==> flow/design.v <==
`timescale 1ns / 1ps
module display7(clk, seg_number, an_number, seg, an, btnU
    );
    input clk, btnU;
    output reg [7:0] seg;
    output reg [3:0] an;
    input wire [3:0] seg_number;
    input wire [1:0] an_number;
    always @ (*)
    begin 
        case(seg_number)
            4'h0: seg = 8'b11000000;
            4'h1: seg = 8'b11111001;
            4'h2: seg = 8'b10100100;
            4'h3: seg = 8'b10110000;
            4'h4: seg = 8'b10011001;
            4'h5: seg = 8'b10010010;
            4'h6: seg = 8'b10000010;
            4'h7: seg = 8'b11111000;
            4'h8: seg = 8'b10000000;
            4'h9: seg = 8'b10010000;
            default: seg = 8'b00000000;
        endcase
        case(an_number)
            2'b00: an = 4'b0111;
            2'b01:
            begin
            an = 4'b1011;
            seg[7] = 0;
            end
            2'b10: an = 4'b1101;
            2'b11: an = 4'b1110;
            default: an = 4'b0000;
        endcase
     end 
endmodule
`timescale 1ns / 1ps
module notes(clk, rst, speaker, signal
    );
    input clk;
    input rst;
    input [1:0] signal;
    output reg speaker;
    reg [3:0] seg_number;
    reg [1:0] an_number;
    reg [7:0] counter;
    always @(posedge clk)
    begin
        if (rst)
        begin
            counter <= 0;
            speaker <= 0;
        end
        else if (signal == 2'b00)
        begin
            counter <= 0;
            speaker <= 0;
        end  
        else if (signal == 2'b01)
        begin
            if(counter==55) counter <= 0; else counter <= counter+1;
            speaker <= counter[5];
        end
        else  
        begin
            if(counter==221) counter <= 0; else counter <= counter+1;
            speaker <= counter[7];
        end
    end
endmodule
`timescale 1ns / 1ps
module randomNumber #(parameter BITS = 5)(
    input clk,
    input rst,
    output reg [4:0] data
    );
   reg [4:0] data_next;
   always @* begin
    data_next[4] = data[4]^data[1];
    data_next[3] = data[3]^data[0];
    data_next[2] = data[2]^data_next[4];
    data_next[1] = data[1]^data_next[3];
    data_next[0] = data[0]^data_next[2];
   end
   always @(posedge clk) begin
    if(rst)
        data <= 5'h1f;
    else
        data <= data_next;
   end
endmodule
`timescale 1ns / 1ps
module clock_1hz(clk, rst, clk_1hz
    );
    input clk;
    input rst;
    output clk_1hz;
    reg clk_1hz;
    reg [12:0] counter;
    always @ (posedge clk)
        if (rst)
            begin
                counter <= 0;
                clk_1hz <= 0;
            end
        else if (counter == 13'd4999)
            begin
                counter <= 0;
                clk_1hz <= 1;
            end
        else
            begin
                clk_1hz <= 0;
                counter <= counter + 1;
            end    
endmodule
`timescale 1ns / 1ps
module clock_500hz(clk, rst, clk_500hz
    );
    input clk;
    input rst;
    output clk_500hz;
    reg clk_500hz;
    reg [3:0] counter;
    always @ (posedge clk)
        begin
            if (rst)
            begin
                counter <= 0;
                clk_500hz <= 0;
            end
            else if (counter == 4'd9)
            begin
                counter <= 0;
                clk_500hz <= 1;
            end
            else
            begin
                clk_500hz <= 0;
                counter <= counter + 1;
            end    
        end
endmodule
`timescale 1ns / 1ps
module bopit(clk, rst, btnR, btnD, btnL, btnU, btnS, sw, seg, an, led, speaker 
    );
    input clk;
    input rst;
    input btnR, btnS, btnD, btnU, btnL;
    input [7:0] sw;
    output reg [7:0] led;
    output [7:0] seg;
    output [3:0] an;
    reg [3:0] seg_number;
    reg [1:0] an_number;
    wire clk_1hz;  
    wire clk_500hz;  
    wire [4:0] randomBop;  
    output wire speaker;
    reg [1:0] signal;  
    reg [7:0] ledCode;
    reg [3:0] bopCode; 
    reg [3:0] ones_seconds;
    reg [3:0] tens_seconds;
    reg [3:0] ones_score;
    reg [3:0] tens_score;
    integer an_toggle;
    integer an_index;
    integer gameOn;
    integer command_type;
    integer command_number;
    integer roundWon;
    integer roundDelay;
    integer fail_count;
    notes bop_notes(
        .clk(clk),
        .rst(rst),
        .signal(signal),
        .speaker(speaker)
    );
    randomNumber randomNum (
        .clk(clk),
        .rst(rst),
        .data(randomBop)
    );
    clock_1hz clock_1 (
		.clk(clk), 
		.rst(rst),
		.clk_1hz(clk_1hz)
	);
    clock_500hz clock_500 (
        .clk(clk),
        .rst(rst),
        .clk_500hz(clk_500hz)
    );
    display7 segmentDisplay (
            .clk(clk), 
            .seg_number(seg_number), 
            .an_number(an_number), 
            .seg(seg), 
            .an(an), 
            .btnU(btnU) 
    );
    always @ (posedge clk)
    if (rst)
    begin
        ones_seconds <= 0;
        tens_seconds <= 0;
        command_type <= 10;
        command_number <= 8;
        an_toggle <= 0;
        an_index <= 0;
        ones_score <= 0;
        tens_score <= 0;
        bopCode <= 0;
        ledCode <= 0;
        gameOn <= 1;
        roundWon <= 0;
        roundDelay <= 0;
        signal <= 0;
        fail_count <= 0;
        seg_number <= 0;
        an_number <= 0;
        led <= 0;
    end
    else
    begin
        if (btnS)
        begin
            roundWon <= 0;
            roundDelay <= 0;
            gameOn <= 1;
            ones_score <= 0;
            tens_score <= 0;
            ones_seconds <= 0;
            tens_seconds <= 0;
            bopCode <= randomBop % 12;
            fail_count <= 0;
        end
        if (!roundWon)
        begin
        case(bopCode)
            0:
            begin  
                if (sw[0])
                begin
                    roundWon <= 1;
                end
                else if(sw[7:0] || btnU || btnL || btnD || btnR)
                begin
                    gameOn <= 0;
                end
            end
            1:
            begin  
                if (sw[1])
                begin
                    roundWon <= 1;
                end
                else if(sw[7:0] || btnU || btnL || btnD || btnR)
                begin
                    gameOn <= 0;
                end
            end
            2:
            begin  
                if (sw[2])
                begin
                    roundWon <= 1;
                end
                else if(sw[7:0] || btnU || btnL || btnD || btnR)
                begin
                    gameOn <= 0;
                end
            end
            3:
            begin  
                if (sw[3])
                begin
                    roundWon <= 1;
                end
                else if(sw[7:0] || btnU || btnL || btnD || btnR)
                begin
                    gameOn <= 0;
                end
            end
            4:
            begin  
                if (sw[4])
                begin
                    roundWon <= 1;
                end
                else if(sw[7:0] || btnU || btnL || btnD || btnR)
                begin
                    gameOn <= 0;
                end
            end
            5:
            begin  
                if (sw[5])
                begin
                    roundWon <= 1;
                end
                else if(sw[7:0] || btnU || btnL || btnD || btnR)
                begin
                    gameOn <= 0;
                end
            end
            6:
            begin  
                if (sw[6])
                begin
                    roundWon <= 1;
                end
                else if(sw[7:0] || btnU || btnL || btnD || btnR)
                begin
                    gameOn <= 0;
                end
            end
            7:
            begin  
                if (sw[7])
                begin
                    roundWon <= 1;
                end
                else if(sw[7:0] || btnU || btnL || btnD || btnR)
                begin
                    gameOn <= 0;
                end
            end
            8:
            begin  
                if (btnU)
                begin
                    roundWon <= 1;
                end
                else if(sw[7:0] || btnU || btnL || btnD || btnR)
                begin
                    gameOn <= 0;
                end
            end
            9:
            begin  
                if (btnR)
                begin
                    roundWon <= 1;
                end
                else if(sw[7:0] || btnU || btnL || btnD || btnR)
                begin
                    gameOn <= 0;
                end
            end
            10:
            begin  
                if (btnD)
                begin
                    roundWon <= 1;
                end
                else if(sw[7:0] || btnU || btnL || btnD || btnR)
                begin
                    gameOn <= 0;
                end
            end
            11:
            begin  
                if (btnL)
                begin
                    roundWon <= 1;
                end
                else if(sw[7:0] || btnU || btnL || btnD || btnR)
                begin
                    gameOn <= 0;
                end
            end
        endcase
        end
        if (clk_1hz && gameOn)
        begin
            if (roundWon)
            begin
                if (roundDelay == 0)
                    signal <= 1;
                if (roundDelay == 1)
                    signal <= 0;
                if (roundDelay == 3)
                begin
                    roundWon <= 0;
                    roundDelay <= 0;
                    bopCode <= randomBop % 12;
                    if (ones_score == 4'b1001)
                    begin
                       ones_score <= 0; 
                       tens_score <= tens_score + 1;
                    end
                    else
                    begin
                       ones_score <= ones_score + 1;
                    end
                end
                else
                begin
                    roundDelay <= roundDelay + 1;
                end
                   ones_seconds <= 0;
                   tens_seconds <= 0;
            end
            else
            begin 
                ones_seconds <= ones_seconds + 1;
                if (ones_seconds == 4'b1001)
                begin
                    ones_seconds <= 0; 
                    tens_seconds <= tens_seconds + 1;
                end
            end
        end
        if (tens_seconds == 4'b0001)
        begin
            ones_seconds <= 0;
            tens_seconds <= 0;
            gameOn <= 0;
        end
        if (clk_500hz && gameOn)  
        begin
            an_index <= an_toggle % 4;
            case(an_index)
                0:
                begin
                    if (bopCode > 4'b0111)  
                    begin
                        seg_number <= 4'b1000;
                        ledCode <= 8'b00000000;
                        led [7:0] <= ledCode [7:0];
                    end
                    else  
                    begin
                        seg_number <= 4'b0101;
                        ledCode <= 8'b00000001 << (bopCode % 8);
                        led [7:0] <= ledCode [7:0];
                    end
                    an_number <= an_index;
                end
                1:
                begin
                    seg_number <= bopCode % 8; 
                    an_number <= an_index;
                end
                2:
                begin
                    seg_number <= tens_seconds;
                    an_number <= an_index;
                end
                3:
                begin
                    seg_number <= ones_seconds;
                    an_number <= an_index;                  
                end
                default:
                begin
                    seg_number <= 0;
                    an_number <= 0;
                end
            endcase
            an_toggle <= an_toggle + 1;
        end
        else if (clk_500hz && !gameOn)
        begin
            if (fail_count != 500)
            begin
                signal <= 2;
                fail_count <= fail_count + 1;
            end
            if (fail_count == 500)
                signal <= 0;
            an_index <= an_toggle % 4;
            case(an_index)
                0:
                begin
                    seg_number <= 0;
                    an_number <= an_index;
                end
                1:
                begin
                    seg_number <= 0;
                    an_number <= an_index;
                end
                2:
                begin
                    seg_number <= tens_score;
                    an_number <= an_index;
                end
                3:
                begin
                    seg_number <= ones_score;
                    an_number <= an_index;                  
                end
                default:
                begin
                    seg_number <= 0;
                    an_number <= 0;
                end
            endcase
            an_toggle <= an_toggle + 1;
        end
    end
endmodule
* Tool chain data of bopit *
The steps from the RTL of bopit to its reports follow in flow order.
Line numbers count from 1 in the design file above.
Cell names lack the library's common part.
The mark - stands for no value.

design
  top module = bopit
  clock input = clk
  standard-cell library = sky130hd
  library corner = tt_025C_1v80

* Word-level counts *
Yosys after proc, flatten, opt, wreduce and memory -nomap, before mapping. Print and check cells are not counted. Equal cells are merged and count once.
Memory sizes are those after Yosys's memory passes, which may raise the word count (mostly to a power of two), join words into wider ones and drop unused or constant bits.

word-level totals
  memory bits (writable) = 0
  flip-flop bits (word level) = 269
  output and inout port bits = 21
  memories kept = 1
  bits of input ports = 15
  cells after elaboration = 194
  latch bits = 0
  ROM bits = 128
  clocked read ports x word width = 8

cells by class
  add/subtract/negate cells = 10
  eq/ne operators = 29
  bitwise gates (word level) = 6
  reductions and logical operators = 25
  divide/modulo/power cells = 1
  mux-type cells = 96
  $lt $le $gt $ge = 1
  shift operators = 1
  multipliers = 0

memories
  name              depth  width  rd ports  write ports  line  source
  (name not given)  16     8      1         0            11    case(seg_number)

operator list
  operator                                                                    number
  32-bit 2-to-1 mux                                                           44
  32-bit parallel mux with 12-bit select                                      2
  32-bit zero test                                                            4
  5-bit by 4-bit remainder unit with 32-bit output (second input constant)    1
  4-bit 2-to-1 mux                                                            27
  32-bit by 2-bit adder with 32-bit output (second input constant)            3
  32-bit by 2-bit equality test with 1-bit output (second input constant)     3
  1-bit by 32-bit logical AND with 1-bit output                               2
  32-bit by 1-bit equality test with 1-bit output (second input constant)     1
  32-bit by 10-bit equality test with 1-bit output (second input constant)    1
  32-bit by 10-bit inequality test with 1-bit output (second input constant)  1
  32-bit by 3-bit equality test with 1-bit output (second input constant)     1
  32-bit nonzero test                                                         1
  4-bit parallel mux with 4-bit select                                        2
  8-bit 2-to-1 mux                                                            4
  4-bit equality test (second input constant)                                 7
  2-bit 2-to-1 mux                                                            11
  4-bit by 1-bit adder with 4-bit output (second input constant)              5
  4-bit by 3-bit equality test with 1-bit output (second input constant)      4
  13-bit by 1-bit adder with 13-bit output (second input constant)            1
  13-bit equality test (second input constant)                                1
  2-bit OR reduction                                                          5
  1-bit by 3-bit left shift with 8-bit output (first input constant)          1
  4-bit by 1-bit equality test with 1-bit output (second input constant)      2
  4-bit by 2-bit equality test with 1-bit output (second input constant)      2
  8-bit by 1-bit adder with 8-bit output (second input constant)              1
  8-bit by 1-bit logical OR with 1-bit output                                 1
  8-bit by 6-bit equality test with 1-bit output (second input constant)      1

Other operator kinds: 17; their cells: 30.

* Depth *
Longest topological path by Yosys (ltp), each cell counted once; first at word level (registers and memories cut), then after technology mapping (sequential cells cut; the memories' decode and read muxes count).

depth
  word-level depth = 9
  ABC_AREA = 0
  depth in mapped cells = 13
  depth with buffers taken out = 11

* Mapped cells and area *
Source: synth_stat.txt of the flow (Yosys; design flattened, memories mapped). It holds for the ABC_AREA given above (unset counts as 0); a run with the other value may have another netlist.

cells by type
  cell      number
  dfxtp_1   248
  nand2_1   161
  and2_1    73
  nor2_1    121
  a21oi_1   81
  xor2_1    42
  nor4_1    58
  nand3_1   70
  ha_1      22
  nand4_1   41
  o21ai_0   41
  nor3_1    39
  clkbuf_1  49
  xnor2_1   18
  a31oi_1   25
  or3_1     23
  mux2i_1   13
  and3_1    19

Other cell types: 61; their cells: 231.

mapped netlist
  buffers = 73
  flip-flops = 248
  chip area (Yosys) = 11685.0 µm²
  sequential area = 4964.8 µm²
  cell count = 1375

The figures by module come from a second, unflattened synthesis with its own total; it is not the netlist above.

unflattened totals
  cells (unflattened synthesis) = 1290
  area total of the unflattened synthesis = 11013.1 µm²

Each row is one instance without its submodules.

modules
  module        times used  cells  sequential area (µm²)  area (µm²)
  bopit         1           1108   4144.0                 9384.0
  clock_1hz     1           66     280.3                  589.3
  notes         1           49     180.2                  435.4
  display7      1           30     0.0                    206.4
  clock_500hz   1           21     100.1                  205.2
  randomNumber  1           16     100.1                  192.7

* Worst setup path after synthesis *
OpenSTA on the mapped netlist: ideal clock, no wires. The path of least setup slack (recovery checks aside). Input and output delay are each 20% of the period. Register names are those of the netlist, which keeps one name where synthesis merged equal registers.

timing path post-synthesis
  path kind = input to register
  start point = in sw[2]
  end point = reg gameOn[17]
  stages on the path = 7
  data required time = 9.942 ns
  data arrival time = 3.621 ns
  period = 10.0 ns
  input delay = 2.000 ns
  delay of the path = 1.679 ns
  path slack = 6.322 ns
  synthesis period reached = 3.678 ns

"delay of the path" is the arrival time less input delay plus setup time.
"stages on the path": output pins that drive a net of the path, with the launching flip-flop's if there is one; two outputs of one cell count as two.
"synthesis period reached" is the clock period less the worst setup slack; recovery checks do not enter. This is arithmetic on one report: input and output delays are still those of the set period (20% each).
The rows between start and end are the longest chain of elaborated cells between them; the timing report does not say that the signal goes this way. Where chains are equally long, one stands for them.
Each line given opens the expression or statement behind the cell; cells for indexed reads and writes are added by Yosys, which also makes memories of some case tables.
At most two assigning lines are given for a register; there are more.

between the ends, post-synthesis
  path through = nor4_1 -> a41oi_1 -> nor3_1 -> nor4_1 -> a2111oi_1 -> clkbuf_1 -> and2_2
  length of the longest elaborated chain = 8

ends and longest elaborated chain, post-synthesis
  element                                      line  source
  start, declared                              150   input [7:0] sw;
  8-bit by 1-bit logical OR with 1-bit output  370   else if(sw[7:0] || btnU || btnL || btnD || btnR)
  1-bit logical OR x3                          370
  32-bit 2-to-1 mux                            370
  32-bit 2-to-1 mux                            366   if (btnL)
  32-bit parallel mux with 12-bit select       242   case(bopCode)
  32-bit 2-to-1 mux                            240   if (!roundWon)
  end, assigned                                232   gameOn <= 1;
  end, assigned                                251   gameOn <= 0;
  end, declared                                169   integer gameOn;

* Path in the finished layout *
From the final timing report of run 1: the path of least setup slack in the routed layout; clock arrival at registers is part of the times.

timing path after layout
  path kind = register to register
  start point = reg gameOn[17]
  end point = reg (name not given)
  stages on the path = 12
  data arrival time = 3.78 ns
  path slack = 1.26 ns
  period = 4.62 ns
  data required time = 5.04 ns

The rows between start and end are the longest chain of elaborated cells between them; the timing report does not say that the signal goes this way. Where chains are equally long, one stands for them.
At most two assigning lines are given for a register; there are more.

between the ends, after layout
  path through = dfxtp_1 -> nor4_1 -> nand2_1 -> or4_1 -> or3_4 -> a31oi_4 -> inv_1 -> ha_1 -> inv_1 -> nor2_1 -> a41oi_2 -> o21ai_0
  length of the longest elaborated chain = 6

ends and longest elaborated chain, after layout
  element              line  source
  start, declared      169   integer gameOn;
  start, assigned      217   gameOn <= 1;
  start, assigned      232   gameOn <= 1;
  32-bit zero test     466   else if (clk_500hz && !gameOn)
  1-bit logical AND    466
  4-bit 2-to-1 mux     466
  4-bit 2-to-1 mux     423   if (clk_500hz && gameOn)
  4-bit 2-to-1 mux x2  -

Subject: bopit on sky130hd, stored results

Hello all,

4 stored runs of bopit in the flow (synthesis by Yosys, layout by OpenROAD, sky130hd cells), in arbitrary order. Constraints: input delay and output delay 20% of the set period each, output load 0.01 pF.
"achieved clock period" means the clock period less the worst setup slack. The figure is calculated, with input and output delays left at 20% of the set period.
"worst setup path time" is the time allowed to the run's worst setup path (the clock period less input and output delay, where it has them) less its slack. Clock arrival times count: a late capture clock shortens it, a late launch clock lengthens it.
"power": no workload was simulated; the value follows from the tool's default switching activity.

Run 1
==> flow/run.sh <==
#!/bin/bash
# the make line also repeats the synthesis and layout settings of config.mk as NAME=value (left out here)
make -C /OpenROAD-flow-scripts/flow DESIGN_CONFIG=/design/flow/config.mk WORK_HOME=/design/flow/orfs CLKGATE_MAP_FILE= finish
==> flow/config.mk <==
export PLATFORM = sky130hd
export DESIGN_NAME = bopit
export DESIGN_NICKNAME = bopit
export VERILOG_FILES = /design/flow/design.v
export SDC_FILE = /design/flow/constraint.sdc
export NUM_CORES = 4
export LEC_CHECK = 0
export CAP_MARGIN = 20
export CELL_PAD_IN_SITES_GLOBAL_PLACEMENT = 2
export CORE_ASPECT_RATIO = 0.91
export CORE_MARGIN = 2
export CORE_UTILIZATION = 34
export CTS_CLUSTER_SIZE = 23
export GPL_ROUTABILITY_DRIVEN = 1
export GPL_TIMING_DRIVEN = 1
export HOLD_SLACK_MARGIN = 0.29
export MAX_ROUTING_LAYER = met4
export PLACE_DENSITY_LB_ADDON = 0.02
export SETUP_SLACK_MARGIN = 0.33
export SLEW_MARGIN = 25
==> flow/constraint.sdc <==
create_clock -name core_clock -period 4.62 [get_ports {clk}]
set_input_delay 0.9240 -clock core_clock [delete_from_list [all_inputs] [get_ports {clk}]]
set_output_delay 0.9240 -clock core_clock [all_outputs]
set_load 0.01 [all_outputs]

==> results of run 1 <==
chip area after synthesis (Yosys): 11685.0 µm²
die area: 35867.9 µm²
standard-cell area of the final layout: 13437.9 µm²
utilization: 39.9 %
worst setup slack after layout: 1.261 ns
total negative slack: 0.000 ns
worst hold slack: 0.447 ns
power: 5079 µW
achieved clock period: 3.359 ns
worst setup path time: 3.36 ns
worst setup path kind: register to register

Run 2
==> flow/run.sh <==
#!/bin/bash
# the make line also repeats the synthesis and layout settings of config.mk as NAME=value (left out here)
make -C /OpenROAD-flow-scripts/flow DESIGN_CONFIG=/design/flow/config.mk WORK_HOME=/design/flow/orfs CLKGATE_MAP_FILE= finish
==> flow/config.mk <==
export PLATFORM = sky130hd
export DESIGN_NAME = bopit
export DESIGN_NICKNAME = bopit
export VERILOG_FILES = /design/flow/design.v
export SDC_FILE = /design/flow/constraint.sdc
export NUM_CORES = 4
export LEC_CHECK = 0
export CAP_MARGIN = 20
export CELL_PAD_IN_SITES_GLOBAL_PLACEMENT = 0
export CORE_MARGIN = 2
export CORE_UTILIZATION = 19
export CTS_CLUSTER_DIAMETER = 100
export CTS_CLUSTER_SIZE = 96
export GPL_TIMING_DRIVEN = 1
export PLACE_DENSITY_LB_ADDON = 0.11
export SLEW_MARGIN = 20
export TNS_END_PERCENT = 100
==> flow/constraint.sdc <==
create_clock -name core_clock -period 6.68 [get_ports {clk}]
set_input_delay 1.3360 -clock core_clock [delete_from_list [all_inputs] [get_ports {clk}]]
set_output_delay 1.3360 -clock core_clock [all_outputs]
set_load 0.01 [all_outputs]

==> results of run 2 <==
chip area after synthesis (Yosys): 11685.0 µm²
die area: 63499.0 µm²
standard-cell area of the final layout: 13354.1 µm²
utilization: 22.0 %
worst setup slack after layout: 3.208 ns
total negative slack: 0.000 ns
worst hold slack: 0.457 ns
power: 2949 µW
achieved clock period: 3.472 ns
worst setup path time: 3.47 ns
worst setup path kind: register to register

Run 3
==> flow/run.sh <==
#!/bin/bash
# the make line also repeats the synthesis and layout settings of config.mk as NAME=value (left out here)
make -C /OpenROAD-flow-scripts/flow DESIGN_CONFIG=/design/flow/config.mk WORK_HOME=/design/flow/orfs CLKGATE_MAP_FILE= finish
==> flow/config.mk <==
export PLATFORM = sky130hd
export DESIGN_NAME = bopit
export DESIGN_NICKNAME = bopit
export VERILOG_FILES = /design/flow/design.v
export SDC_FILE = /design/flow/constraint.sdc
export NUM_CORES = 4
export LEC_CHECK = 0
export CAP_MARGIN = 15
export CELL_PAD_IN_SITES_GLOBAL_PLACEMENT = 1
export CORE_MARGIN = 2
export CORE_UTILIZATION = 17
export CTS_CLUSTER_DIAMETER = 313
export GPL_ROUTABILITY_DRIVEN = 0
export MIN_ROUTING_LAYER = met1
export PLACE_DENSITY_LB_ADDON = 0.24
export SETUP_SLACK_MARGIN = 0.39
export SLEW_MARGIN = 20
==> flow/constraint.sdc <==
create_clock -name core_clock -period 2.87 [get_ports {clk}]
set_input_delay 0.5740 -clock core_clock [delete_from_list [all_inputs] [get_ports {clk}]]
set_output_delay 0.5740 -clock core_clock [all_outputs]
set_load 0.01 [all_outputs]

==> results of run 3 <==
chip area after synthesis (Yosys): 11685.0 µm²
die area: 70849.1 µm²
standard-cell area of the final layout: 15026.9 µm²
utilization: 22.0 %
worst setup slack after layout: 0.282 ns
total negative slack: 0.000 ns
worst hold slack: 0.401 ns
power: 9066 µW
achieved clock period: 2.588 ns
worst setup path time: 2.59 ns
worst setup path kind: register to register

Run 4
==> flow/run.sh <==
#!/bin/bash
# the make line also repeats the synthesis and layout settings of config.mk as NAME=value (left out here)
make -C /OpenROAD-flow-scripts/flow DESIGN_CONFIG=/design/flow/config.mk WORK_HOME=/design/flow/orfs CLKGATE_MAP_FILE= finish
==> flow/config.mk <==
export PLATFORM = sky130hd
export DESIGN_NAME = bopit
export DESIGN_NICKNAME = bopit
export VERILOG_FILES = /design/flow/design.v
export SDC_FILE = /design/flow/constraint.sdc
export NUM_CORES = 4
export LEC_CHECK = 0
export CAP_MARGIN = 20
export CELL_PAD_IN_SITES_DETAIL_PLACEMENT = 0
export CELL_PAD_IN_SITES_GLOBAL_PLACEMENT = 3
export CORE_MARGIN = 4
export CORE_UTILIZATION = 40
export PLACE_DENSITY_LB_ADDON = 0.3
export SLEW_MARGIN = 20
export TNS_END_PERCENT = 5
==> flow/constraint.sdc <==
create_clock -name core_clock -period 10.0 [get_ports {clk}]
set_input_delay 2.0000 -clock core_clock [delete_from_list [all_inputs] [get_ports {clk}]]
set_output_delay 2.0000 -clock core_clock [all_outputs]
set_load 0.01 [all_outputs]

==> results of run 4 <==
chip area after synthesis (Yosys): 11685.0 µm²
die area: 32010.6 µm²
standard-cell area of the final layout: 13264.0 µm²
utilization: 46.1 %
worst setup slack after layout: 6.115 ns
total negative slack: 0.000 ns
worst hold slack: 0.450 ns
power: 2275 µW
achieved clock period: 3.885 ns
worst setup path time: 1.88 ns
worst setup path kind: input to register

Thanks
